==> flow/design.v <==
`timescale 1ns/1ps
module dut #(
    parameter int DATAW = 16
)(
    input  wire                 clk,
    input  wire                 rst_n,
    input  wire                 in_valid,
    output wire                 in_ready,
    input  wire signed [DATAW-1:0] in_data,
    output reg                  out_valid,
    input  wire                 out_ready,
    output reg signed [2*DATAW-1:0] out_data
);
    assign in_ready = rst_n && (!out_valid || out_ready);
    always @(posedge clk or negedge rst_n) begin
        if (!rst_n) begin
            out_valid <= 1'b0;
            out_data  <= '0;
        end else begin
            if (in_valid && in_ready) begin
                out_data  <= in_data * in_data;  
                out_valid <= 1'b1;
            end else if (out_valid && out_ready) begin
                out_valid <= 1'b0;
            end
        end
    end
endmodule
# From RTL to reports: dut
# Each step is given for the RTL above and for the edited RTL.
# "orig" refers to lines of the RTL above, "edited" to lines of the edited file.
# "delta": "edited" minus "orig" as printed here. "rel_change_pct": 100 x difference / "orig".
# Library cell names are shortened.
# Not given: --
[inputs]
top_module = "dut"
clock = "clk"
cell_library = "sky130hd"
corner = "tt_025C_1v80"

# Edit of the RTL
# The edit as a unified diff against the file above.
# The edit is scripted: it alters the design's behaviour and was not made to optimise anything.
# begin of diff
@@ -10,6 +10,8 @@
     output reg                  out_valid,
     input  wire                 out_ready,
-    output reg signed [2*DATAW-1:0] out_data
+    output reg signed [2*DATAW-1:0] out_data_pin
 );
+    reg signed [2*DATAW-1:0] out_data;
+    always @(posedge clk) out_data_pin <= out_data;
     assign in_ready = rst_n && (!out_valid || out_ready);
     always @(posedge clk or negedge rst_n) begin
# end of diff

# Elaborated design
# Yosys after proc, flatten, opt, wreduce and memory -nomap, before mapping. Memory bits, and registers merged into a memory's read port (data or address), are not among the register bits. Print and check cells are not counted. Equal cells are merged and count once.
[word_totals]
columns = ["element", "orig", "edited", "delta", "rel_change_pct"]
rows = [
  ["out_inout_bits", 34, 34, 0, 0.00],
  ["wordCells", 11, 12, 1, 9.09],
  ["ff_bits", 33, 65, 32, 96.97],
  ["inputBits", 20, 20, 0, 0.00],
]
[op_classes]
columns = ["element", "orig", "edited", "delta", "rel_change_pct"]
rows = [
  ["mux", 2, 2, 0, 0.00],
  ["mul", 1, 1, 0, 0.00],
  ["reduce_and_logical", 6, 6, 0, 0.00],
]
# Operator kinds equal on both sides are left out: 6.

# Longest topological paths
# Depth = most cells in a row (Yosys ltp): at word level without a register or memory, in the mapped netlist without a sequential cell, where the memories' decode and read muxes count.
[logic_depth]
columns = ["element", "orig", "edited", "delta", "rel_change_pct"]
rows = [
  ["depth_word", 5, 5, 0, 0.00],
  ["abc_area", "0", "0", "--", "--"],
  ["depth_mapped", 24, 25, 1, 4.17],
  ["ltp_nobuf", 22, 23, 1, 4.55],
]

# Synthesis result
# The flow's flattened synthesis, as Yosys stat reports it; memories are mapped. The netlist is that of the ABC_AREA named above (0 if unset); the other value can give another one.
[synth_totals]
columns = ["element", "orig", "edited", "delta", "rel_change_pct"]
rows = [
  ["n_buf", 37, 32, -5, -13.51],
  ["cells", 1138, 1128, -10, -0.88],
  ["synth_area_um2", 10287.4, 10807.9, 520.5, 5.06],
  ["seqArea_um2", 800.8, 1421.4, 620.6, 77.50],
  ["ff_cells", 32, 63, 31, 96.88],
]
[types]
columns = ["type", "orig", "edited", "delta", "rel_change_pct"]
rows = [
  ["dfxtp_1", 0, 31, 31, "--"],
  ["nand2_1", 125, 109, -16, -12.80],
  ["a21o_1", 8, 16, 8, 100.00],
  ["o21ai_0", 29, 22, -7, -24.14],
  ["and2_1", 43, 37, -6, -13.95],
  ["a211oi_1", 9, 3, -6, -66.67],
  ["nor3b_1", 0, 6, 6, "--"],
  ["a31oi_1", 7, 2, -5, -71.43],
  ["nor2_1", 41, 37, -4, -9.76],
  ["clkbuf_1", 31, 27, -4, -12.90],
  ["nand4_1", 7, 3, -4, -57.14],
  ["mux2_2", 0, 4, 4, "--"],
  ["o21bai_1", 6, 3, -3, -50.00],
  ["o31ai_1", 4, 1, -3, -75.00],
  ["nor4_1", 3, 0, -3, -100.00],
  ["inv_1", 329, 327, -2, -0.61],
  ["a21oi_1", 22, 24, 2, 9.09],
  ["xor2_1", 13, 15, 2, 15.38],
]
# Cell types equal on both sides are left out: 12.
# The list need not be complete.

# Timing after synthesis
# Source: OpenSTA report_checks on the synthesized netlist (no wires, ideal clock, input and output delay 20% of the period each), path of least setup slack; recovery checks are left aside. Register names are those of the netlist, which keeps one name where synthesis merged equal registers.
[synth_timing]
columns = ["element", "orig", "edited", "delta", "rel_change_pct"]
rows = [
  ["path_type", "input -> register", "input -> register", "--", "--"],
  ["start", "input port in_data[15]", "input port in_data[5]", "--", "--"],
  ["end", "register out_data[30]", "register out_data[31]", "--", "--"],
  ["setup_time_ps", 123, 69, -54, "--"],
  ["required_ps", 7377, 7431, 54, 0.73],
  ["input_delay_ps", 1500, 1500, 0, 0.00],
  ["tclk_ps", 7500, 7500, 0, 0.00],
  ["path_slack_ps", 271, 283, 12, "--"],
  ["path_delay_ps", 5729, 5717, -12, -0.21],
  ["path_buffers", 2, 3, 1, 50.00],
  ["path_stages", 22, 24, 2, 9.09],
  ["arrival_time_ps", 7106, 7148, 42, 0.59],
  ["launch_ps", 1500, 1500, 0, 0.00],
  ["synth_period_reached_ps", 7229, 7217, -12, -0.17],
]
# "path_delay_ps" = arrival - input delay + setup time.
# "path_stages": output pins that drive a net of the path, with the launching flip-flop's if there is one; two outputs of one cell count as two.
# "synth_period_reached_ps" is the clock period less the worst setup slack; recovery checks do not enter. This is arithmetic on one report: input and output delays are still those of the set period (20% each).
# The rows between start and end are the longest chain of elaborated cells between them; the timing report does not say that the signal goes this way. Where chains are equally long, one stands for them.
# A line is the first line of the expression or statement that the cell stems from. Yosys adds cells for indexed reads and writes and turns some case tables into memories.
[synth_via_orig]
path_cell_list = "clkbuf_1 clkbuf_1 nand2_1 fa_1 inv_1 fa_1 inv_1 fa_1 fa_1 inv_1 fa_1 inv_1 fa_1 inv_1 ha_1 a21oi_1 o21bai_1 a21o_1 a41o_1 a311oi_1 xor2_1 o21ai_1"
elab_chain_cells = 1
cone_cells = 1
cone_lines = 1
cone_classes = "mul (1)"
[synth_rtl_orig]
columns = ["element", "line", "rtl"]
rows = [
  ["start, declared", 9, "input  wire signed [DATAW-1:0] in_data,"],
  ["multiplier 16 x 16 -> 32 bit", 21, "out_data  <= in_data * in_data;"],
  ["end, assigned", 18, "out_data  <= '0;"],
  ["end, assigned", 21, ""],
  ["end, declared", 12, "output reg signed [2*DATAW-1:0] out_data"],
]
[synth_via_edited]
path_cell_list = "clkbuf_1 clkbuf_1 nand2_1 fa_1 inv_1 fa_1 inv_1 fa_1 fa_1 inv_1 fa_1 inv_1 fa_1 inv_1 ha_1 buf_2 a21o_1 a21o_1 a21oi_1 o21ai_0 a211oi_1 a21oi_1 or3_1 nand3_1"
elab_chain_cells = 1
cone_cells = 1
cone_lines = 1
cone_classes = "mul (1)"
[synth_rtl_edited]
columns = ["element", "line", "rtl"]
rows = [
  ["start, declared", 9, "input  wire signed [DATAW-1:0] in_data,"],
  ["multiplier 16 x 16 -> 32 bit", 23, "out_data  <= in_data * in_data;"],
  ["end, assigned", 20, "out_data  <= '0;"],
  ["end, assigned", 23, ""],
  ["end, declared", 14, "reg signed [2*DATAW-1:0] out_data;"],
]

# Path in the finished layout
# From the final timing report of the runs of pair 1: the path of least setup slack in the routed layout; clock arrival at registers is part of the times.
# The path's times are printed in steps of 10 ps; the period is the one set.
[layout_timing]
columns = ["element", "orig", "edited", "delta", "rel_change_pct"]
rows = [
  ["path_type", "input -> register", "input -> register", "--", "--"],
  ["start", "input port in_data[12]", "input port in_data[5]", "--", "--"],
  ["end", "register out_data[23]", "register out_data[29]", "--", "--"],
  ["path_stages", 21, 20, -1, -4.76],
  ["input_delay_ps", 1500, 1500, 0, 0.00],
  ["required_ps", 7680, 7680, 0, 0.00],
  ["path_buffers", 1, 3, 2, 200.00],
  ["tclk_ps", 7500, 7500, 0, 0.00],
  ["setup_time_ps", 90, 140, 50, "--"],
  ["arrival_time_ps", 7380, 7380, 0, 0.00],
  ["path_slack_ps", 300, 310, 10, "--"],
  ["launch_ps", 1500, 1500, 0, 0.00],
]
# The rows between start and end are the longest chain of elaborated cells between them; the timing report does not say that the signal goes this way. Where chains are equally long, one stands for them.
[layout_via_orig]
path_cell_list = "clkdlybuf4s50_1 inv_1 nor2_1 ha_1 xor2_1 fa_1 fa_1 inv_1 fa_1 fa_1 inv_1 fa_1 inv_1 ha_1 nand2_1 nor2_1 o211a_1 o21bai_1 a31oi_1 a311oi_1 o31ai_1"
elab_chain_cells = 1
cone_cells = 1
cone_lines = 1
cone_classes = "mul (1)"
[layout_rtl_orig]
columns = ["element", "line", "rtl"]
rows = [
  ["start, declared", 9, "input  wire signed [DATAW-1:0] in_data,"],
  ["multiplier 16 x 16 -> 32 bit", 21, "out_data  <= in_data * in_data;"],
  ["end, assigned", 18, "out_data  <= '0;"],
  ["end, assigned", 21, ""],
  ["end, declared", 12, "output reg signed [2*DATAW-1:0] out_data"],
]
[layout_via_edited]
path_cell_list = "clkdlybuf4s50_1 buf_4 nand2_1 fa_1 inv_1 fa_1 buf_4 fa_1 fa_1 fa_1 inv_1 fa_1 inv_1 ha_1 nand4_1 or4_1 or3_1 a21oi_1 xnor2_1 o21ai_1"
elab_chain_cells = 1
cone_cells = 1
cone_lines = 1
cone_classes = "mul (1)"
[layout_rtl_edited]
columns = ["element", "line", "rtl"]
rows = [
  ["start, declared", 9, "input  wire signed [DATAW-1:0] in_data,"],
  ["multiplier 16 x 16 -> 32 bit", 23, "out_data  <= in_data * in_data;"],
  ["end, assigned", 20, "out_data  <= '0;"],
  ["end, assigned", 23, ""],
  ["end, declared", 14, "reg signed [2*DATAW-1:0] out_data;"],
]

# Layout results
# Runs of the flow (Yosys, OpenROAD) on both versions; the two runs of a pair have the same settings. The constraints put input and output delay at 20% of the set period each and load the outputs with 0.01 pF.
[flow_settings_pair_1]
CORE_UTILIZATION = 40
PLACE_DENSITY = 0.6
period_ns = 7.5
CAP_MARGIN = 20
CORE_MARGIN = 2
SLEW_MARGIN = 20
[measured_pair_1]
columns = ["element", "orig", "edited", "delta", "rel_change_pct"]
rows = [
  ["final_die_area_um2", 27017.5, 28350.1, 1332.6, 4.93],
  ["fin_ws_ps", 305, 306, 1, "--"],
  ["synth_chip_area_um2", 10287.4, 10807.9, 520.5, 5.06],
  ["achieved_clock_period_ps", 7195, 7194, -1, -0.01],
  ["fin_hold_ws_ps", 474, 362, -112, "--"],
  ["final_stdcell_area_um2", 11912.7, 12857.3, 944.6, 7.93],
]
[flow_settings_pair_2]
CAP_MARGIN = 35
CELL_PAD_IN_SITES_GLOBAL_PLACEMENT = 0
CORE_ASPECT_RATIO = 0.85
CORE_MARGIN = 9
CORE_UTILIZATION = 33
CTS_CLUSTER_DIAMETER = 149
PLACE_DENSITY_LB_ADDON = 0.16
SLEW_MARGIN = 40
period_ns = 4.15
[measured_pair_2]
columns = ["element", "orig", "edited", "delta", "rel_change_pct"]
rows = [
  ["final_die_area_um2", 37874.3, 39611.5, 1737.2, 4.59],
  ["fin_ws_ps", -1662, -1862, -200, "--"],
  ["synth_chip_area_um2", 10287.4, 10807.9, 520.5, 5.06],
  ["achieved_clock_period_ps", 5812, 6012, 200, 3.44],
  ["fin_hold_ws_ps", 478, 365, -113, "--"],
  ["final_stdcell_area_um2", 15088.2, 15519.9, 431.7, 2.86],
]
# "achieved_clock_period_ps" means the clock period less the worst setup slack. The figure is calculated, with input and output delays left at 20% of the set period.
